==> flow/design.v <==
`timescale 1ns / 1ps
module spi_module
(
    input               I_clk       ,  
    input               I_rst_n     , 
    input               I_tx_en     , 
    input        [15:0]  I_data_in   , 
    output  reg  [7:0]  O_data_out  , 
    input               I_spi_miso  ,  
    output  reg         O_spi_sck   ,  
    output  reg         O_spi_cs    ,  
    output  reg         O_spi_mosi     
);
reg [5:0]   state      ; 
always @(posedge I_clk)
begin
    if(!I_rst_n)
        begin
            state  <=  6'd0    ;
            O_spi_cs    <=  1'b1    ;
            O_spi_sck   <=  1'b0    ;
            O_spi_mosi  <=  1'b0    ;
            O_data_out  <=  8'd0    ;
        end 
    else if(I_tx_en) 
        begin
            if(state==6'd50)
            begin
                state  <=  6'd0                    ; 
            end 
             O_spi_cs    <=  1'b0    ;  
            case(state)
                6'd1, 6'd3 , 6'd5 , 6'd7  , 
                6'd9, 6'd11, 6'd13, 6'd15 ,
                6'd17, 6'd19, 6'd21, 6'd23 ,
                6'd25 , 6'd27, 6'd29, 6'd31 : 
                    begin
                        O_spi_sck   <=  1'b1                ;
                        state  <=  state + 1'b1   ;
                    end
                6'd0:     
                    begin
                        O_spi_mosi  <=  I_data_in[15]        ;
                        O_spi_sck   <=  1'b0                ;
                        state  <=  state + 1'b1   ;          
                    end
                6'd2:     
                    begin
                        O_spi_mosi  <=  I_data_in[14]        ;
                        O_spi_sck   <=  1'b0                ;
                        state  <=  state + 1'b1   ;
                    end
                6'd4:     
                    begin
                        O_spi_mosi  <=  I_data_in[13]        ;
                        O_spi_sck   <=  1'b0                ;
                        state  <=  state + 1'b1   ;
                    end 
                6'd6:     
                    begin
                        O_spi_mosi  <=  I_data_in[12]        ;
                        O_spi_sck   <=  1'b0                ;
                        state  <=  state + 1'b1   ;
                    end 
                6'd8:     
                    begin
                        O_spi_mosi  <=  I_data_in[11]        ;
                        O_spi_sck   <=  1'b0                ;
                        state  <=  state + 1'b1   ;
                    end                            
                6'd10:     
                    begin
                        O_spi_mosi  <=  I_data_in[10]        ;
                        O_spi_sck   <=  1'b0                ;
                        state  <=  state + 1'b1   ;
                    end 
                6'd12:     
                    begin
                        O_spi_mosi  <=  I_data_in[9]        ;
                        O_spi_sck   <=  1'b0                ;
                        state  <=  state + 1'b1   ;
                    end 
                6'd14:     
                    begin
                        O_spi_mosi  <=  I_data_in[8]        ;
                        O_spi_sck   <=  1'b0                ;
                        state  <=  state + 1'b1   ;
                    end
                                   6'd16:     
                                       begin
                                           O_spi_mosi  <=  I_data_in[7]        ;
                                           O_spi_sck   <=  1'b0                ;
                                           state  <=  state + 1'b1   ;
                                       end
                                   6'd18:     
                                       begin
                                           O_spi_mosi  <=  I_data_in[6]        ;
                                           O_spi_sck   <=  1'b0                ;
                                           state  <=  state + 1'b1   ;
                                       end
                                   6'd20:     
                                       begin
                                           O_spi_mosi  <=  I_data_in[5]        ;
                                           O_spi_sck   <=  1'b0                ;
                                           state  <=  state + 1'b1   ;
                                       end 
                                   6'd22:     
                                       begin
                                           O_spi_mosi  <=  I_data_in[4]        ;
                                           O_spi_sck   <=  1'b0                ;
                                           state  <=  state + 1'b1   ;
                                       end 
                                   6'd24:     
                                       begin
                                           O_spi_mosi  <=  I_data_in[3]        ;
                                           O_spi_sck   <=  1'b0                ;
                                           state  <=  state + 1'b1   ;
                                       end                            
                                   6'd26:     
                                       begin
                                           O_spi_mosi  <=  I_data_in[2]        ;
                                           O_spi_sck   <=  1'b0                ;
                                           state  <=  state + 1'b1   ;
                                       end 
                                   6'd28:     
                                       begin
                                           O_spi_mosi  <=  I_data_in[1]        ;
                                           O_spi_sck   <=  1'b0                ;
                                           state  <=  state + 1'b1   ;
                                       end 
                                   6'd30:     
                                       begin
                                           O_spi_mosi  <=  I_data_in[0]        ;
                                           O_spi_sck   <=  1'b0                ;
                                           state  <=  state + 1'b1   ;
                                       end
                6'd32, 6'd34 , 6'd36 , 6'd38  , 
                6'd40, 6'd42, 6'd44, 6'd46, 6'd48 : 
                    begin
                        O_spi_sck  <=  1'b0                ;
                        state  <=  state + 1'b1   ;
                    end
                6'd33:     
                    begin                       
                        O_spi_sck       <=  1'b1                ;
                        state      <=  state + 1'b1   ;
                    end
                6'd35:     
                    begin
                        O_spi_sck       <=  1'b1                ;
                        state      <=  state + 1'b1   ;
                        O_data_out[7]   <=  I_spi_miso          ; 
                    end
                6'd37:     
                    begin
                        O_spi_sck       <=  1'b1                ;
                        state      <=  state + 1'b1   ;
                        O_data_out[6]   <=  I_spi_miso          ; 
                    end 
                6'd39:     
                    begin
                        O_spi_sck       <=  1'b1                ;
                        state      <=  state + 1'b1   ;
                        O_data_out[5]   <=  I_spi_miso          ; 
                    end 
                6'd41:     
                    begin
                        O_spi_sck       <=  1'b1                ;
                        state      <=  state + 1'b1   ;
                        O_data_out[4]   <=  I_spi_miso          ; 
                    end                            
                6'd43:     
                    begin
                        O_spi_sck       <=  1'b1                ;
                        state      <=  state + 1'b1   ;
                        O_data_out[3]   <=  I_spi_miso          ; 
                    end 
                6'd45:     
                    begin
                        O_spi_sck       <=  1'b1                ;
                        state      <=  state + 1'b1   ;
                        O_data_out[2]   <=  I_spi_miso          ; 
                    end 
                6'd47:     
                    begin
                        O_spi_sck       <=  1'b1                ;
                        state      <=  state + 1'b1   ;
                        O_data_out[1]   <=  I_spi_miso          ; 
                    end
                        6'd49:     
                                 begin
                                     O_spi_sck       <=  1'b1                ;
                                     state      <=  state + 1'b1   ;
                                     O_data_out[0]   <=  I_spi_miso          ; 
                                      O_spi_cs<=1'b1;
                                 end
                default:; 
            endcase 
        end    
    else
        begin
            state  <=  6'd0    ;
            O_spi_cs    <=  1'b1    ;
            O_spi_sck   <=  1'b0    ;
            O_spi_mosi  <=  1'b0    ;
            O_data_out  <=  8'd0    ;
        end   
end
endmodule
`timescale 1ns / 1ps
module spi_control(
        clk,
        I_rst_n,
        I_tx_en,
        rst,
        spi_x_out,
        spi_y_out,
        I_spi_miso,
        O_spi_sck,
        O_spi_cs,
        O_spi_mosi
    );
    input clk;
    output reg [3:0]spi_x_out;
    output reg[3:0]spi_y_out;
    input  I_rst_n; 
    input  I_tx_en;
    input  rst; 
    input    I_spi_miso;  
    output  wire         O_spi_sck;  
    output  wire         O_spi_cs  ;  
    output  wire         O_spi_mosi ;    
    wire [7:0]spi_data_out;
    reg [15:0]spi_data_in;
    spi_module spi(
        .I_clk(clk),
        .I_rst_n(I_rst_n), 
        .I_tx_en(I_tx_en), 
        .I_data_in(spi_data_in), 
        .O_data_out(spi_data_out), 
       .I_spi_miso(I_spi_miso) ,  
       .O_spi_sck(O_spi_sck)   ,  
       .O_spi_cs(O_spi_cs)    ,  
       .O_spi_mosi(O_spi_mosi)    
    );
    integer i;
    always@(posedge clk)
    begin
      if(rst)
      begin
        i=0;
        spi_data_in<=16'b0;
        spi_x_out<=4'b0;
        spi_y_out<=4'b0;
      end
      else
      begin
        i=i+1;
        if(i==1)
        begin
            spi_data_in<=16'b0000_1011_0000_1111;
        end
        else if(i==100)
        begin
             spi_y_out<=spi_data_out[3:0];
        end
        else if(i==101)
        begin
            spi_data_in<=16'b0000_1011_0001_0001;
        end
        else if(i==200)
        begin
             spi_x_out<=spi_data_out[3:0];
             i=0;
        end
      end
    end
endmodule
`timescale 1ns / 1ps
module draw_bullet1 #(parameter R=12)(
        clk,
        hcount,
        vcount,
        x,
        y,
        pixel
    );
    input clk;
    input [10:0]hcount;
    input [9:0]vcount;
    output wire [11:0]pixel;
    input [10:0]x;
    input [9:0]y;
    reg[11:0]color;
    always@(posedge clk)
    begin
        if ((hcount-x)*(hcount-x)+(vcount-y)*(vcount-y)<=R*R)
            color<=12'b1111_1111_1111;
        else
            color<=12'b0;
    end
    assign pixel=color;
endmodule
`timescale 1ns / 1ps
module draw_bullet2 #(parameter R=12)(
        clk,
        hcount,
        vcount,
        x,
        y,
        pixel
    );
    input clk;
    input [10:0]hcount;
    input [9:0]vcount;
    output wire [11:0]pixel;
    input [10:0]x;
    input [9:0]y;
    reg[11:0]color;
    always@(posedge clk)
    begin
        if ((hcount-x)*(hcount-x)+(vcount-y)*(vcount-y)<=R*R)
            color<=12'b1111_1111_1111;
        else
            color<=12'b0;
    end
    assign pixel=color;
endmodule
`timescale 1ns / 1ps
module bullet_move #(parameter X=500,Y=500)(
        frame,
        clk,
        rst,
        score,
        x,
        y,
        over
    );
    input frame;
    input clk;
    input rst;
    output reg [15:0]score;  
    output reg [10:0]x;
    output reg [9:0]y;
    input over;
    reg over_reg;
    reg [1:0] v_x;
    reg [1:0] v_y;
    reg sw_x; 
    reg sw_y; 
    always@(posedge clk)
    begin
        if(rst)
        begin
            x<=X;
            y<=Y;
            v_x<=2;
            v_y<=2;
            score<=0;
            sw_x<=0;
            sw_y<=0;
        end
        else if ( frame == 1 &&over==0) 
        begin
                    if(x==2||x==3)begin sw_x<=1;score<=score+1'b1;end
                     else if(x==762||x==761)begin sw_x<=0;score<=score+1'b1;end
                     if(y==36||y==37)begin sw_y<=1;score<=score+1'b1;end
                     else if (y==562||y==561)begin sw_y<=0;score<=score+1'b1;end
              if(sw_x==0)x<=x-v_x;
              else x<=x+v_x;
              if(sw_y==0)y<=y-v_y;
              else y<=y+v_y;
                   if(score[3:0]==10)
                            begin score[3:0]<=0;score[7:4]<=score[7:4]+1;end
                            if(score[7:4]==10)
                            begin score[7:4]<=0;score[11:8]<=score[11:8]+1;end
                            if(score[11:8]==10)
                            begin score[11:8]<=0;score[15:12]<=score[15:12]+1;end
                            if(score[15:12]==10)
                            begin score[11:8]<=0;end      
        end
    end
endmodule
`timescale 1ns / 1ps
module bullet_move2 #(parameter X=200,Y=500)(
        frame,
        clk,
        rst,
        x,
        y
    );
    input frame;
    input clk;
    input rst;
    output reg [10:0]x;
    output reg [9:0]y;
    reg over_reg;
    reg [1:0] v_x;
    reg [1:0] v_y;
    reg sw_x; 
    reg sw_y; 
    reg [3:0]tcount;
    always@(posedge clk)
    begin
         if(rst)
         begin
             sw_x<=0;
             sw_y<=0;
         end
         else
         begin
             if(x<=2)begin sw_x<=1;end
             else if(x>=762)begin sw_x<=0;end
             if(y<=36)begin sw_y<=1;end
             else if (y>=562)begin sw_y<=0;end
         end
    end
    always@(posedge clk)
    begin
        if(rst )
        begin
            x<=X;
            y<=Y;
            v_x<=2;
            v_y<=3;
        end
        else if ( frame == 1 ) 
        begin
              if(sw_x==0)x<=x-v_x;
              else x<=x+v_x;
              if(sw_y==0)y<=y-v_y;
              else y<=y+v_y;
        end
    end
endmodule
`timescale 1ns / 1ps
module draw_player1(
        clk,
        rst,
        frz,
        color_change,
        hcount,
        vcount,
        x,
        y,
        pixel,
        bullet1_x,
        bullet1_y,
        bullet2_x,
        bullet2_y,
        over
    );
    input clk;
    input rst;
    input frz;
    input color_change;
    input [10:0]hcount;
    input [9:0]vcount;
    input [10:0]x;
    input [9:0]y;
    output wire [11:0]pixel;
    input [10:0]bullet1_x;
    input [9:0]bullet1_y;
    input [10:0]bullet2_x;
    input [9:0]bullet2_y;
    output reg over;
    reg [11:0]pixel_reg;
    assign pixel=pixel_reg;
    reg [11:0]color_reg;
    integer R;
    reg [31:0]count;
    always@(posedge clk)
    begin
      if(rst)
      begin
        R<=10;
        count<=0;
        color_reg<=12'b0110_1100_0011;
        over<=0;
      end
      else
      begin
        if(frz)begin color_reg<=12'b0110_1100_0011;over<=0;end
        if(~frz)
         count <=count+1;
         if(count[20]==1&&color_change==0&&R>7)
         begin
            R<=R-2;
            count[20]<=0;
            color_reg<=color_reg+12'b0011_0011_0011;
         end
         if(count[19]==1)
         begin
                count[19] <=0;
                count[20]<=~count[20];
                R<=R+1;
         end
         if(x<2+R||(x+R)>762||(y-R)<36||(y+R)>562||
                  ((x-bullet1_x)*(x-bullet1_x)+(y-bullet1_y)*(y-bullet1_y)<(R+12)*(R+12))
                  ||
                  ((x-bullet2_x)*(x-bullet2_x)+(y-bullet2_y)*(y-bullet2_y)<(R+12)*(R+12))
                  )
         begin over<=1;R<=400;end
         else over<=0;
      end
    end
    always@(posedge clk)
    begin
        if ((hcount-x)*(hcount-x)+(vcount-y)*(vcount-y)<R*R)
        begin
                 pixel_reg<=color_reg;
        end
        else pixel_reg<=12'b0;
    end
endmodule
`timescale 1ns / 1ps
module player1_move #(parameter X = 500, Y = 200)(
    	frame, 
        clk,
        rst,
        frz,
        up,
        down,
        right,
        left,
        x,
        y,
        pattern_select,
        spi_x_out,
        spi_y_out
    );
    input frame;
    input clk;
    input rst;
    input frz;
    input up;
    input down;
    input right;
    input left;
    output reg [10:0]x;
    output reg [9:0]y;
    input pattern_select;
    input [3:0]spi_x_out;
    input [3:0]spi_y_out;
    reg signed [3:0]v_x;
    reg signed [3:0]v_y;
    reg [1:0]xdirect; 
    reg [1:0]ydirect; 
    always@(posedge clk)
    begin
        if ( rst ) 
            begin
                      x<=X;
                      y<=Y;
                      v_x<=1;
                      v_y<=1;
            end
        else if ( frame == 1 ) 
        begin
            if(pattern_select==0)
            begin
               if(left)x<=x-v_x;
               if(right)x<=x+v_x;
               if(up)y<=y-v_y;
               if(down)y<=y+v_y;
            end
            else 
            begin
                if(spi_x_out==1||spi_x_out==2)x<=x-v_x;
                else if(spi_x_out==3||spi_x_out==4)x<=x-2*v_x;
                else if(spi_x_out==4'b1110||spi_x_out==4'b1101)x<=x+v_x;
                else if(spi_x_out==4'b1100||spi_x_out==4'b1011)x<=x+2*v_x;
                if(spi_y_out==1||spi_y_out==2)y<=y+v_y;
                else if(spi_y_out==3||spi_y_out==4)y<=y+2*v_y;
                else if(spi_y_out==4'b1110||spi_y_out==4'b1101)y<=y-v_y;
                else if(spi_y_out==4'b1100||spi_y_out==4'b1011)y<=y-2*v_y;
            end
        end
    end
endmodule
`timescale 1ns / 1ps
module draw_board(
     clk,
     hcount,
     vcount,
     pixel
    );
    input clk;
    input [10:0] hcount;
    input [9:0] vcount;
    output wire [11:0] pixel;
    reg [11:0]pixel_reg;
    assign pixel=pixel_reg;
    always @ (posedge clk)
    begin
        if ( hcount == 0 || vcount == 30 || hcount == 768 || vcount == 568 )
            pixel_reg <= 12'hFFF;
        else
            pixel_reg <= 12'b0;
    end
endmodule
`timescale 1ns / 1ps
module final_out#(parameter WIDTH = 10,   
               HEIGHT = 40)(
    clk,
    rst,
    bullet1,
    bullet2,
    player,
    board,
    final_pixel,
    over,
    hcount,
    vcount
    );
    input clk;
    input rst;
    input [11:0]bullet1;
    input [11:0]bullet2;
    input [11:0]player;
    input [11:0]board;
    input [10:0]hcount;
    input [9:0]vcount;
    input over;
    output reg [11:0]final_pixel;
    reg [11:0]pixel_reg;
    localparam [7:0] x = 120;
    localparam [7:0] y = 245;
    always@(posedge clk)
    begin
        if(rst)begin final_pixel<=0;pixel_reg<=0;end
        else
            if(over==0)
             final_pixel <= board | bullet1 | bullet2 | player;
            else
            begin
                if(over==1)
                  if (
                                    ((hcount >= (x + 5*WIDTH + 3*HEIGHT) && hcount < (x + 6*WIDTH + 3*HEIGHT)) && (vcount >= y && vcount < (y + 2*WIDTH + HEIGHT))) ||  
                                    ((hcount >= (x + 5*WIDTH + 3*HEIGHT) && hcount < (x + 6*WIDTH + 3*HEIGHT)) && (vcount >= (y + 2*WIDTH + HEIGHT) && vcount < (y + 2*WIDTH + 2*HEIGHT))) ||  
                                    ((hcount >= (x + 5*WIDTH + 3*HEIGHT) && hcount < (x + 7*WIDTH + 4*HEIGHT)) && (vcount >= (y + 2*WIDTH + 2*HEIGHT) && vcount < (y + 3*WIDTH + 2*HEIGHT))) ||  
                                    ((hcount >= (x + 8*WIDTH + 4*HEIGHT) && hcount < (x + 10*WIDTH + 5*HEIGHT)) && (vcount >= y && vcount < (y + WIDTH))) ||  
                                    ((hcount >= (x + 8*WIDTH + 4*HEIGHT) && hcount < (x + 9*WIDTH + 4*HEIGHT)) && (vcount >= (y + WIDTH) && vcount < (y + 2*WIDTH + HEIGHT))) ||  
                                    ((hcount >= (x + 8*WIDTH + 4*HEIGHT) && hcount < (x + 9*WIDTH + 4*HEIGHT)) && (vcount >= (y + 2*WIDTH + HEIGHT) && vcount < (y + 2*WIDTH + 2*HEIGHT))) ||  
                                    ((hcount >= (x + 8*WIDTH + 4*HEIGHT) && hcount < (x + 10*WIDTH + 5*HEIGHT)) && (vcount >= (y + 2*WIDTH + 2*HEIGHT) && vcount < (y + 3*WIDTH + 2*HEIGHT))) ||  
                                    ((hcount >= (x + 9*WIDTH + 5*HEIGHT) && hcount < (x + 10*WIDTH + 5*HEIGHT)) && (vcount >= (y + WIDTH) && vcount < (y + 2*WIDTH + HEIGHT))) ||  
                                    ((hcount >= (x + 9*WIDTH + 5*HEIGHT) && hcount < (x + 10*WIDTH + 5*HEIGHT)) && (vcount >= (y + 2*WIDTH + HEIGHT) && vcount < (y + 2*WIDTH + 2*HEIGHT))) || 
                                    ((hcount >= (x + 11*WIDTH + 5*HEIGHT) && hcount < (x + 13*WIDTH + 6*HEIGHT)) && (vcount >= y && vcount < (y + WIDTH))) ||  
                                    ((hcount >= (x + 11*WIDTH + 5*HEIGHT) && hcount < (x + 12*WIDTH + 5*HEIGHT)) && (vcount >= (y + WIDTH) && vcount < (y + WIDTH + HEIGHT))) ||  
                                    ((hcount >= (x + 11*WIDTH + 5*HEIGHT) && hcount < (x + 13*WIDTH + 6*HEIGHT)) && (vcount >= (y + WIDTH + HEIGHT) && vcount < (y + 2*WIDTH + HEIGHT))) ||  
                                    ((hcount >= (x + 12*WIDTH + 6*HEIGHT) && hcount < (x + 13*WIDTH + 6*HEIGHT)) && (vcount >= (y + 2*WIDTH + HEIGHT) && vcount < (y + 2*WIDTH + 2*HEIGHT))) ||  
                                    ((hcount >= (x + 11*WIDTH + 5*HEIGHT) && hcount < (x + 13*WIDTH + 6*HEIGHT)) && (vcount >= (y + 2*WIDTH + 2*HEIGHT) && vcount < (y + 3*WIDTH + 2*HEIGHT))) || 
                                    ((hcount >= (x + 14*WIDTH + 6*HEIGHT) && hcount < (x + 16*WIDTH + 7*HEIGHT)) && (vcount >= y && vcount < (y + WIDTH))) ||  
                                    ((hcount >= (x + 14*WIDTH + 6*HEIGHT + HEIGHT/2) && hcount < (x + 15*WIDTH + 6*HEIGHT + HEIGHT/2)) && (vcount >= y && vcount < (y + 2*WIDTH + HEIGHT))) ||  
                                    ((hcount >= (x + 14*WIDTH + 6*HEIGHT + HEIGHT/2) && hcount < (x + 15*WIDTH + 6*HEIGHT + HEIGHT/2)) && (vcount >= (y + 2*WIDTH + HEIGHT) && vcount < (y + 3*WIDTH + 2*HEIGHT))) 
                                   )
                                   pixel_reg <= 12'h0FF;
                               else 
                                   pixel_reg <= 12'b0;
                  final_pixel<=pixel_reg;     
       end
    end
endmodule
`timescale 1ns / 1ps
module vga(
        clk, 
		rst,
		frz,
		color_change,
		score2,
		vsync,
		hsync,
		VGA_R,
		VGA_G,
		VGA_B,
		up,
		down,
		right,
		left,
		pattern_select,
		over,
		spi_x_out,
		spi_y_out
    );
    input clk; 
    input rst;
    input frz;
    input color_change;
    output vsync;
    output hsync;
    output [3:0] VGA_R;
    output [3:0] VGA_G;
    output [3:0] VGA_B;
    input up;
    input down;
    input right;
    input left;
    wire [15:0]score;
    output wire [15:0]score2;
    input pattern_select;
    input [3:0]spi_x_out;
    input [3:0]spi_y_out;
    wire [11:0]pixel;
    wire [10:0] bullet1_x;
    wire [9:0] bullet1_y;
    wire[11:0]bullet1_pixel;
    wire [10:0] bullet2_x;
    wire [9:0] bullet2_y;
    wire[11:0]bullet2_pixel;
    wire [10:0]player_x;
    wire  [9:0]player_y;
    wire[11:0]player_pixel;
    wire [11:0]board_pixel;
    output wire over;
    reg	 vs;
    reg hs;
    reg [10:0] hcount;
    reg [9:0] vcount;
    reg [9:0] counter;
    reg frame;
    wire hsyncon;
    wire hsyncoff;
    wire hreset;
    wire vclk;
    assign hsyncon = (hcount == 855);
    assign hsyncoff = (hcount == 975);
    assign hreset = (hcount == 1039);
    wire vsyncon,vsyncoff,vreset;
    assign vsyncon = hreset & (vcount == 636);
    assign vsyncoff = hreset & (vcount == 642);
    assign vreset = hreset & (vcount == 665);
    assign vclk = 1'b1;
    always @(posedge clk) 
    begin
        if (rst == 1)  
        begin
            hcount <= 0;
            vcount <= 0;
            vs <= 1;
            hs <= 1;
            counter <= 0;
            frame <= 0;
        end
        else 
        begin
            if ( vclk == 1 ) 
            begin
                hcount <= hreset ? 0 : hcount + 1; 
                hs <= hsyncon ? 0 : hsyncoff ? 1 : hs;   
                vcount <= hreset ? (vreset ? 0 : vcount + 1) : vcount; 
                vs <= vsyncon ? 0 : vsyncoff ? 1 : vs;   
                if ( vs == 0 )
                    counter <= counter + 1;
                if ( counter ==  30 &&  frz == 0)    
                begin
                    counter <= 0;
                    frame <= 1;
                end
                else
                    frame <= 0;
            end
        end
    end
    draw_bullet1 bullet1(
        .clk(clk),
        .hcount(hcount),
        .vcount(vcount),
        .x(bullet1_x),
        .y(bullet1_y),
        .pixel(bullet1_pixel)
    );
    bullet_move movebullet1(
         .frame(frame),
         .clk(clk),
         .rst(rst),
         .score(score2),
         .x(bullet1_x),
         .y(bullet1_y),
         .over(over)
    );
    draw_bullet2 bullet2(
        .clk(clk),
        .hcount(hcount),
        .vcount(vcount),
        .x(bullet2_x),
        .y(bullet2_y),
        .pixel(bullet2_pixel)
    );
    bullet_move2 movebullet2(
         .frame(frame),
         .clk(clk),
         .rst(rst),
         .x(bullet2_x),
         .y(bullet2_y)
    );
    draw_player1 player(
        .clk(clk),
        .rst(rst),
        .frz(frz),
        .hcount(hcount),
        .vcount(vcount),
        .x(player_x),
        .y(player_y),
        .color_change(color_change),
        .pixel(player_pixel),
        .bullet1_x(bullet1_x),
        .bullet1_y(bullet1_y),
        .bullet2_x(bullet2_x),
        .bullet2_y(bullet2_y),
        .over(over)
    );
    player1_move moveplayer1(
    	.frame(frame), 
        .clk(clk),
        .rst(rst),
        .frz(frz),
	    .up(up),
        .down(down),
        .right(right),
        .left(left),
        .x(player_x),
        .y(player_y),
        .pattern_select(pattern_select),
        .spi_x_out(spi_x_out),
        .spi_y_out(spi_y_out)
    );
    draw_board board1(
        .clk(clk),
        .hcount(hcount),
        .vcount(vcount),
        .pixel(board_pixel)
    );
    final_out finalout(
        .clk(clk),
        .rst(rst),
        .bullet1(bullet1_pixel),
        .bullet2(bullet2_pixel),
        .player(player_pixel),
        .board(board_pixel),
        .final_pixel(pixel),
        .over(over),
		.hcount(hcount),
        .vcount(vcount)
    );
    assign VGA_R=pixel[11:8];
    assign VGA_G=pixel[7:4];
    assign VGA_B=pixel[3:0];
    assign vsync = ~vs;
    assign hsync = ~hs;
endmodule
`timescale 1ns / 1ps
module seg_display(
        clk,
        rst,
        seven_seg,
        sel,
        over,
        idata
    );
    input clk;
    input rst;
    input[15:0]idata;
    output [7:0]seven_seg;
    output [7:0]sel;
    input over;
    reg [31:0] count;
    reg [7:0]seg_reg;
    reg[7:0]sel_reg;
    reg [3:0]disp_data;
    assign seven_seg=seg_reg;
    assign sel=sel_reg;
    always@(posedge clk)
    begin
         if(rst)
                count <=0;
         else
         begin
         count <=count+1;
         if(count==500000)
                count <=1;
         end
    end
    always@(*)    
             begin
                 case(count[13:11])
                 3'b000:disp_data<=idata[3:0];
                 3'b001:disp_data<=idata[7:4];
                 3'b010:disp_data<=idata[11:8];
                 3'b011:disp_data<=idata[15:12];             
                 default:disp_data<=4'b1111;
                 endcase
    end 
    always@(*)
    begin
            case(disp_data)
            4'h0: seg_reg=8'hc0;
            4'h1: seg_reg=8'hf9;
            4'h2: seg_reg=8'ha4;
            4'h3: seg_reg=8'hb0;
            4'h4: seg_reg=8'h99;
            4'h5: seg_reg=8'h92;
            4'h6: seg_reg=8'h82;
            4'h7: seg_reg=8'hf8;
            4'h8: seg_reg=8'h80;
            4'h9: seg_reg=8'h90;
            default:seg_reg<=8'hff;
            endcase
    end
    always@(*)
           begin
               case(count[13:11])
               3'b000:sel_reg<=8'b1111_1110;
               3'b001:sel_reg<=8'b1111_1101;
               3'b010:sel_reg<=8'b1111_1011;
               3'b011:sel_reg<=8'b1111_0111;
               3'b100:sel_reg<=8'b1110_1111;
               3'b101:sel_reg<=8'b1101_1111;
               3'b110:sel_reg<=8'b1011_1111;
               3'b111:sel_reg<=8'b0111_1111;
               endcase
     end
endmodule
`timescale 1ns / 1ps
module top_logic(  
		clk,
		rst,
		frz,
		level,
		Dout,
		vsync,
		hsync,
		VGA_R,
		VGA_G,
		VGA_B,
		BTNU,
		BTND,
		BTNL,
		BTNR,
        seven_seg,
        sel,
        pattern_select,
         I_spi_miso,
         O_spi_sck,
         O_spi_cs,
         O_spi_mosi
);
	input clk;
    input rst;
    input frz;
    input [4:0]level;
    input Dout;
    output vsync;
    output hsync;
    output [3:0] VGA_R;
    output [3:0] VGA_G;
    output [3:0] VGA_B;
    input BTNU;
    input BTND;
    input BTNR;
    input BTNL;
    output [7:0]seven_seg;
    output [7:0] sel;
    wire left;
    wire right;
    wire up;
    wire down;
    assign left=BTNL;
    assign right=BTNR;
    assign up=BTNU;
    assign down=BTND;
    input    I_spi_miso;  
    output  wire         O_spi_sck;  
    output  wire         O_spi_cs  ;  
    output  wire         O_spi_mosi ;    
    input pattern_select;
    wire [3:0]spi_x_out;
    wire [3:0]spi_y_out;
    wire [15:0]score;
    wire over;
   spi_control spi(
                .clk(clk),
                .I_rst_n(!rst),
                .I_tx_en(1'b1),
                .rst(rst),
                .spi_x_out(spi_x_out),
                .spi_y_out(spi_y_out),
                .I_spi_miso(I_spi_miso),
                .O_spi_sck(O_spi_sck),
                .O_spi_cs(O_spi_cs),
                .O_spi_mosi(O_spi_mosi)
    );
    vga VGA( 
			 .clk(clk),
			 .rst(rst),
			 .frz(~frz),
			 .color_change(Dout),
			 .score2(score),
			 .vsync(vsync),
			 .hsync(hsync),
			 .VGA_R(VGA_R),
			 .VGA_G(VGA_G),
			 .VGA_B(VGA_B),
			 .up(up),
			 .down(down),
			 .right(right),
			 .left(left),
			 .pattern_select(pattern_select),
			 .over(over),
			 .spi_x_out(spi_x_out),
			 .spi_y_out(spi_y_out)
	);
    seg_display seg(
            .clk(clk),
            .seven_seg(seven_seg),
            .sel(sel),
            .rst(rst),
            .over(over),
            .idata(score)
    );
endmodule
Hand-over note for top_logic

* Step by step through the tools: top_logic
Each step is given for the RTL above and for the edited RTL.
"original" refers to lines of the RTL above, "edited" to lines of the edited file.
"difference": "edited" minus "original" as printed here.
Operators carry their Yosys type and port widths (W data, S select, Z words).
Cell names lack the library's common part.
A cell with -- has no value.
- Design top :: top_logic
- Clock :: clk
- Cell library :: sky130hd
- Timing corner :: tt_025C_1v80

* The edit
Unified diff, file above to edited file.
The edited RTL no longer does the same as the RTL above: the edit was made by script, with no optimisation intended.
#+begin_src diff
@@ -810,4 +810,6 @@
         .over(over)
     );
+    wire [9:0] player_y_0, player_y_1;
+    wire [10:0] player_x_0, player_x_1;
     player1_move moveplayer1(
     	.frame(frame), 
@@ -819,10 +821,15 @@
         .right(right),
         .left(left),
-        .x(player_x),
-        .y(player_y),
+        .x(player_x_0),
+        .y(player_y_0),
         .pattern_select(pattern_select),
         .spi_x_out(spi_x_out),
         .spi_y_out(spi_y_out)
     );
+    player1_move moveplayer1_b (.frame(frame), .clk(clk), .rst(rst), .frz(~frz), .up(up), .down(down),
+        .right(right), .left(left), .x(player_x_1), .y(player_y_1), .pattern_select(pattern_select),
+        .spi_x_out(spi_x_out), .spi_y_out(spi_y_out));
+    assign player_y = player_y_0 ^ player_y_1;
+    assign player_x = player_x_0 ^ player_x_1;
     draw_board board1(
         .clk(clk),
#+end_src

* Word-level counts
Counts by Yosys on the flattened word-level netlist (proc, flatten, opt, wreduce; memories kept). Print and check cells are left out. Cells with the same type and inputs are merged into one.
Yosys's memory passes give these memory sizes; they may raise the number of words (mostly to a power of two), join words into wider ones and drop unused or constant bits.
** Word-level totals
- register bits after elaboration :: original 359, edited 380, difference +21
- bits in read-only memories :: original 176, edited 176, difference 0
- clocked read ports x word width :: original 8, edited 8, difference 0
- memories kept :: original 2, edited 2, difference 0
- input port bits :: original 15, edited 15, difference 0
** Cells by class
- add/sub/neg operators :: original 50, edited 58, difference +8
- multiply operators :: original 12, edited 12, difference 0
- order comparisons :: original 39, edited 39, difference 0
- equality and inequality tests :: original 100, edited 100, difference 0
- multiplexer cells :: original 84, edited 98, difference +14
- bitwise logic cells :: original 15, edited 17, difference +2
- reduce/logical cells :: original 119, edited 119, difference 0
** Memory list
- shape (words x width / read and write ports) :: original 16 x 7 bit 1R0W; 8 x 8 bit 1R0W, edited 16 x 7 bit 1R0W; 8 x 8 bit 1R0W
** Operators with widths
- $mux W10 :: original 10, edited 17, difference +7
- $mux W11 :: original 9, edited 16, difference +7
- $add A10 B1 Y10 const B :: original 3, edited 4, difference +1
- $add A10 B2 Y10 const B :: original 3, edited 4, difference +1
- $add A11 B2 Y11 const B :: original 3, edited 4, difference +1
- $sub A10 B2 Y10 const B :: original 3, edited 4, difference +1
- $sub A11 B2 Y11 const B :: original 3, edited 4, difference +1
- $add A11 B1 Y11 const B :: original 2, edited 3, difference +1
- $sub A10 B1 Y10 const B :: original 1, edited 2, difference +1
- $sub A11 B1 Y11 const B :: original 1, edited 2, difference +1
- $xor A10 B10 Y10 :: original 0, edited 1, difference +1
- $xor A11 B11 Y11 :: original 0, edited 1, difference +1
Unchanged operator kinds not shown: 93.

* Longest topological paths
Yosys ltp: most cells in a row. Word level: on the elaborated netlist, between registers, memories and ports. Mapped: between sequential cells and ports; inverters and the memories' decode and read muxes count.
** Depth
- depth in word-level cells :: original 20, edited 20, difference 0
- ABC_AREA :: original 0, edited 0
- gate-level depth with buffers :: original 61, edited 61, difference 0

* Synthesis result
The flow's flattened synthesis, as Yosys stat reports it; memories are mapped. The netlist is that of the ABC_AREA named above (0 if unset); the other value can give another one.
** Synthesis totals
- mapped cells :: original 12136, edited 12417, difference +281
- synthesis area (µm²) :: original 108041.1, edited 110004.3, difference +1963.2
- area of sequential cells (µm²) :: original 6085.8, edited 6506.2, difference +420.4
- flip-flop cells :: original 304, edited 325, difference +21
** Cells by type
- a21o_1 :: original 114, edited 164, difference +50
- nor2_1 :: original 990, edited 1039, difference +49
- clkbuf_1 :: original 227, edited 274, difference +47
- inv_1 :: original 3229, edited 3185, difference -44
- nand2_1 :: original 880, edited 922, difference +42
- xor2_1 :: original 216, edited 254, difference +38
- o21ai_0 :: original 241, edited 274, difference +33
- o21bai_1 :: original 68, edited 35, difference -33
- o211ai_1 :: original 24, edited 47, difference +23
- nor2b_1 :: original 61, edited 83, difference +22
- dfxtp_1 :: original 304, edited 325, difference +21
- nand2b_1 :: original 119, edited 139, difference +20
- ha_1 :: original 1125, edited 1139, difference +14
- xnor2_1 :: original 422, edited 408, difference -14
- or2_2 :: original 59, edited 45, difference -14
- or3_1 :: original 64, edited 52, difference -12
- nor3_2 :: original 11, edited 0, difference -11
- o21a_1 :: original 59, edited 69, difference +10
Unchanged cell types not shown: 15.
The list need not be complete.
The figures by module come from a second, unflattened synthesis with its own total; it is not the netlist above.
** Unflattened totals
- cells (unflattened synthesis) :: original 11665, edited 12067, difference +402
- area total of the unflattened synthesis (µm²) :: original 103356.6, edited 106363.3, difference +3006.7
Rows give one instance, submodules left out.
** By module, original
- draw_player1 :: times used 1, cells 7287, area 65760.6 µm², sequential area 1561.5 µm²
- draw_bullet2 :: times used 1, cells 1203, area 10913.0 µm², sequential area 20.0 µm²
- draw_bullet1 :: times used 1, cells 1195, area 10842.9 µm², sequential area 20.0 µm²
- player1_move :: times used 1, cells 434, area 3035.4 µm², sequential area 420.4 µm²
- bullet_move :: times used 1, cells 324, area 2560.0 µm², sequential area 740.7 µm²
- spi_control :: times used 1, cells 298, area 2461.1 µm², sequential area 860.8 µm²
- seg_display :: times used 1, cells 253, area 2253.4 µm², sequential area 800.8 µm²
- vga :: times used 1, cells 191, area 1660.3 µm², sequential area 680.7 µm²
- bullet_move2 :: times used 1, cells 179, area 1554.0 µm², sequential area 440.4 µm²
- spi_module :: times used 1, cells 137, area 1141.1 µm², sequential area 340.3 µm²
- final_out :: times used 1, cells 137, area 992.2 µm², sequential area 260.2 µm²
- draw_board :: times used 1, cells 24, area 171.4 µm², sequential area 20.0 µm²
- top_logic :: times used 1, cells 3, area 11.3 µm², sequential area 0.0 µm²
** By module, edited
- draw_player1 :: times used 1, cells 7240, area 65559.1 µm², sequential area 1561.5 µm²
- draw_bullet2 :: times used 1, cells 1203, area 10913.0 µm², sequential area 20.0 µm²
- draw_bullet1 :: times used 1, cells 1195, area 10842.9 µm², sequential area 20.0 µm²
- player1_move :: times used 2, cells 434, area 3035.4 µm², sequential area 420.4 µm²
- bullet_move :: times used 1, cells 324, area 2560.0 µm², sequential area 740.7 µm²
- spi_control :: times used 1, cells 298, area 2461.1 µm², sequential area 860.8 µm²
- seg_display :: times used 1, cells 253, area 2253.4 µm², sequential area 800.8 µm²
- vga :: times used 1, cells 206, area 1833.0 µm², sequential area 680.7 µm²
- bullet_move2 :: times used 1, cells 179, area 1554.0 µm², sequential area 440.4 µm²
- spi_module :: times used 1, cells 137, area 1141.1 µm², sequential area 340.3 µm²
- final_out :: times used 1, cells 137, area 992.2 µm², sequential area 260.2 µm²
- draw_board :: times used 1, cells 24, area 171.4 µm², sequential area 20.0 µm²
- top_logic :: times used 1, cells 3, area 11.3 µm², sequential area 0.0 µm²

* Timing after synthesis
OpenSTA on the mapped netlist: ideal clock, no wires. The path of least setup slack (recovery checks aside). Input and output delay are each 20% of the period. Register names are those of the netlist, which keeps one name where synthesis merged equal registers.
** Timing after synthesis
- kind :: original register to register, edited register to register
- from :: original register VGA.vcount[0], edited register VGA.vcount[0]
- to :: original register VGA.bullet2.color[10], edited register VGA.bullet2.color[10]
- period (ns) :: original 20.0, edited 20.0, difference 0.0
- setup time (ns) :: original 0.092, edited 0.061, difference -0.031
- launch time at the first pin (ns) :: original 0.000, edited 0.000, difference 0.000
- arrival time (ns) :: original 14.203, edited 14.307, difference +0.104
- required time (ns) :: original 19.908, edited 19.939, difference +0.031
- setup slack (ns) :: original 5.705, edited 5.632, difference -0.073
- path delay (ns) :: original 14.295, edited 14.368, difference +0.073
- stages on the path :: original 61, edited 60, difference -1
- path buffers :: original 2, edited 2, difference 0
- synthesis period reached (ns) :: original 14.295, edited 14.368, difference +0.073
"path delay" = arrival - input delay + setup time.
"stages on the path": output pins that drive a net of the path, with the launching flip-flop's if there is one; two outputs of one cell count as two.
"synthesis period reached" is the clock period less the worst setup slack; recovery checks do not enter. This is arithmetic on one report: input and output delays are still those of the set period (20% each).
Between the ends stands the longest chain of elaborated cells between them, by number of cells; it is not shown to be the way that was timed. Of several equally long chains one is given.
A line is the first line of the expression or statement that the cell stems from. Yosys adds cells for indexed reads and writes and turns some case tables into memories.
On the way, after synthesis, original:
- Cells stage by stage :: dfxtp_1 clkbuf_1 inv_2 ha_1 fa_1 nor2b_1 o21ai_0 a21boi_0 o21ai_0 a21boi_0 o21ai_0 a21boi_0 o21ai_0 nand2b_1 clkinv_1 nand2_1 inv_1 fa_1 (+25 left out) inv_1 fa_1 inv_1 fa_1 inv_1 ha_1 clkbuf_1 and3b_1 nor4_1 o2111ai_1 nor4_1 o2111ai_1 a2111oi_0 and3_1 nand4_1 nor4_1 nand3_1 nor4_1
- Cells in the longest elaborated chain :: 5
- Elaborated cells between the ends (all ways) :: 5
- RTL lines with such cells :: 1
- Those cells by class :: add/sub (2); mul (1); compare (1); mux (1)
** RTL lines, path after synthesis, original
- from (decl) :: RTL line 718 : reg [9:0] vcount;
- from (assign) :: RTL line 738 : vcount <= 0;
- from (assign) :: RTL line 750 : vcount <= hreset ? (vreset ? 0 : vcount + 1) : vcount;
- $sub A10 B10 Y11 :: RTL line 322 : if ((hcount-x)*(hcount-x)+(vcount-y)*(vcount-y)<=R*R)
- $mul A11 B11 Y22 :: RTL line 322
- $add A32 B32 Y32 :: RTL line 322
- $le A32 B8 Y1 :: RTL line 322
- $mux W12 :: RTL line 322
- to (assign) :: RTL line 323 : color<=12'b1111_1111_1111;
- to (assign) :: RTL line 325 : color<=12'b0;
- to (decl) :: RTL line 319 : reg[11:0]color;
On the way, after synthesis, edited:
- Cells stage by stage :: dfxtp_1 clkbuf_1 inv_1 clkbuf_1 ha_1 fa_1 nor2b_1 o21ai_0 a21boi_0 o21ai_0 a21boi_0 o21ai_0 a21boi_0 o21ai_0 nand2b_1 clkinv_1 nand2_1 inv_1 (+24 left out) fa_1 fa_1 inv_1 fa_1 inv_1 fa_1 inv_1 ha_1 a21oi_1 nor3b_1 a211oi_1 a2111oi_0 o2111ai_1 or4_1 nor4_1 o2111ai_1 nor3_1 and4b_1
- Cells in the longest elaborated chain :: 5
- Elaborated cells between the ends (all ways) :: 5
- RTL lines with such cells :: 1
- Those cells by class :: add/sub (2); mul (1); compare (1); mux (1)
** RTL lines, path after synthesis, edited
- from (decl) :: RTL line 718 : reg [9:0] vcount;
- from (assign) :: RTL line 738 : vcount <= 0;
- from (assign) :: RTL line 750 : vcount <= hreset ? (vreset ? 0 : vcount + 1) : vcount;
- $sub A10 B10 Y11 :: RTL line 322 : if ((hcount-x)*(hcount-x)+(vcount-y)*(vcount-y)<=R*R)
- $mul A11 B11 Y22 :: RTL line 322
- $add A32 B32 Y32 :: RTL line 322
- $le A32 B8 Y1 :: RTL line 322
- $mux W12 :: RTL line 322
- to (assign) :: RTL line 323 : color<=12'b1111_1111_1111;
- to (assign) :: RTL line 325 : color<=12'b0;
- to (decl) :: RTL line 319 : reg[11:0]color;

* Path in the finished layout
Path of least setup slack in the final report of each run of pair A (OpenROAD, finished layout, wires in). Where an end is a register, its clock arrival counts in the times.
** Timing after layout
- kind :: original register to register, edited register to register
- from :: original register VGA.vcount[0], edited register VGA.vcount[0]
- to :: original register VGA.bullet2.color[10], edited register VGA.bullet2.color[10]
- period (ns) :: original 20.0, edited 20.0, difference 0.0
- setup time (ns) :: original 0.09, edited 0.06, difference -0.03
- launch time at the first pin (ns) :: original 0.64, edited 0.68, difference +0.04
- arrival time (ns) :: original 17.13, edited 17.14, difference +0.01
- required time (ns) :: original 20.55, edited 20.63, difference +0.08
- setup slack (ns) :: original 3.42, edited 3.49, difference +0.07
- stages on the path :: original 59, edited 59, difference 0
- path buffers :: original 0, edited 0, difference 0
Between the ends stands the longest chain of elaborated cells between them, by number of cells; it is not shown to be the way that was timed. Of several equally long chains one is given.
On the way, after layout, original:
- Cells stage by stage :: dfxtp_1 inv_2 ha_1 fa_1 nor2b_1 o21ai_0 a21boi_0 o21ai_0 a21boi_0 o21ai_0 a21boi_0 o21ai_0 nand2b_1 clkinv_1 nand2_1 inv_1 fa_1 inv_1 (+23 left out) inv_1 fa_1 fa_1 inv_1 fa_1 inv_1 ha_1 and3b_1 nor4_1 o2111ai_1 nor4_1 o2111ai_1 a2111oi_0 and3_1 nand4_1 nor4_1 nand3_1 nor4_1
- Cells in the longest elaborated chain :: 5
- Elaborated cells between the ends (all ways) :: 5
- RTL lines with such cells :: 1
- Those cells by class :: add/sub (2); mul (1); compare (1); mux (1)
** RTL lines, path after layout, original
- from (decl) :: RTL line 718 : reg [9:0] vcount;
- from (assign) :: RTL line 738 : vcount <= 0;
- from (assign) :: RTL line 750 : vcount <= hreset ? (vreset ? 0 : vcount + 1) : vcount;
- $sub A10 B10 Y11 :: RTL line 322 : if ((hcount-x)*(hcount-x)+(vcount-y)*(vcount-y)<=R*R)
- $mul A11 B11 Y22 :: RTL line 322
- $add A32 B32 Y32 :: RTL line 322
- $le A32 B8 Y1 :: RTL line 322
- $mux W12 :: RTL line 322
- to (assign) :: RTL line 323 : color<=12'b1111_1111_1111;
- to (assign) :: RTL line 325 : color<=12'b0;
- to (decl) :: RTL line 319 : reg[11:0]color;
On the way, after layout, edited:
- Cells stage by stage :: dfxtp_1 inv_1 ha_1 fa_1 nor2b_1 o21ai_0 a21boi_0 o21ai_0 a21boi_0 o21ai_0 a21boi_0 o21ai_0 nand2b_1 clkinv_1 nand2_1 xnor2_1 ha_1 inv_1 (+23 left out) fa_1 fa_1 inv_1 fa_1 inv_1 fa_1 inv_1 ha_1 a21oi_1 nor3b_1 a211oi_1 a2111oi_0 o2111ai_1 or4_1 nor4_1 o2111ai_1 nor3_1 and4b_1
- Cells in the longest elaborated chain :: 5
- Elaborated cells between the ends (all ways) :: 5
- RTL lines with such cells :: 1
- Those cells by class :: add/sub (2); mul (1); compare (1); mux (1)
** RTL lines, path after layout, edited
- from (decl) :: RTL line 718 : reg [9:0] vcount;
- from (assign) :: RTL line 738 : vcount <= 0;
- from (assign) :: RTL line 750 : vcount <= hreset ? (vreset ? 0 : vcount + 1) : vcount;
- $sub A10 B10 Y11 :: RTL line 322 : if ((hcount-x)*(hcount-x)+(vcount-y)*(vcount-y)<=R*R)
- $mul A11 B11 Y22 :: RTL line 322
- $add A32 B32 Y32 :: RTL line 322
- $le A32 B8 Y1 :: RTL line 322
- $mux W12 :: RTL line 322
- to (assign) :: RTL line 323 : color<=12'b1111_1111_1111;
- to (assign) :: RTL line 325 : color<=12'b0;
- to (decl) :: RTL line 319 : reg[11:0]color;

* Measured runs
Runs of the flow (Yosys, OpenROAD) on both versions; the two runs of a pair have the same settings. The constraints put input and output delay at 20% of the set period each and load the outputs with 0.01 pF.
Flow settings, pair A:
- period_ns :: 20.0
- CAP_MARGIN :: 20
- CORE_MARGIN :: 2
- CORE_UTILIZATION :: 40
- SLEW_MARGIN :: 20
** Measured results, pair A
- synthesized cell area (µm²) :: original 108041.1, edited 110004.3, difference +1963.2
- overall die area (µm²) :: original 274277.0, edited 279222.0, difference +4945.0
- final utilization (%) :: original 42.6, edited 42.6, difference 0.0
- worst setup slack after layout (ns) :: original 3.419, edited 3.487, difference +0.068
- summed negative setup slack (ns) :: original 0.000, edited 0.000, difference 0.000
- final worst hold slack (ns) :: original 0.421, edited 0.432, difference +0.011
- achieved period (ns) :: original 16.581, edited 16.513, difference -0.068
Flow settings, pair B:
- ABC_AREA :: 1
- CELL_PAD_IN_SITES_GLOBAL_PLACEMENT :: 0
- CORE_ASPECT_RATIO :: 1.01
- CORE_UTILIZATION :: 44
- PLACE_DENSITY :: 0.69
- SETUP_SLACK_MARGIN :: 5.0
- SLEW_MARGIN :: 35
- TNS_END_PERCENT :: 85
- period_ns :: 19.9
- CAP_MARGIN :: 20
- CORE_MARGIN :: 2
** Measured results, pair B
- synthesized cell area (µm²) :: original 113192.3, edited 116272.8, difference +3080.5
- overall die area (µm²) :: original 261329.0, edited 268382.0, difference +7053.0
- final utilization (%) :: original 46.5, edited 46.6, difference +0.1
- worst setup slack after layout (ns) :: original 5.844, edited 5.752, difference -0.092
- summed negative setup slack (ns) :: original 0.000, edited 0.000, difference 0.000
- final worst hold slack (ns) :: original 0.445, edited 0.452, difference +0.007
- total power after layout (mW) :: original 17.119, edited 11.871, difference -5.248
- achieved period (ns) :: original 14.056, edited 14.148, difference +0.092
"achieved period" is the run's clock period less its worst setup slack. It is reckoned from that one timing run; input and output delays stay at 20% of the period that was set.
"total power after layout" rests on the timing tool's default activity at the inputs, not on a simulated workload.

End of note.
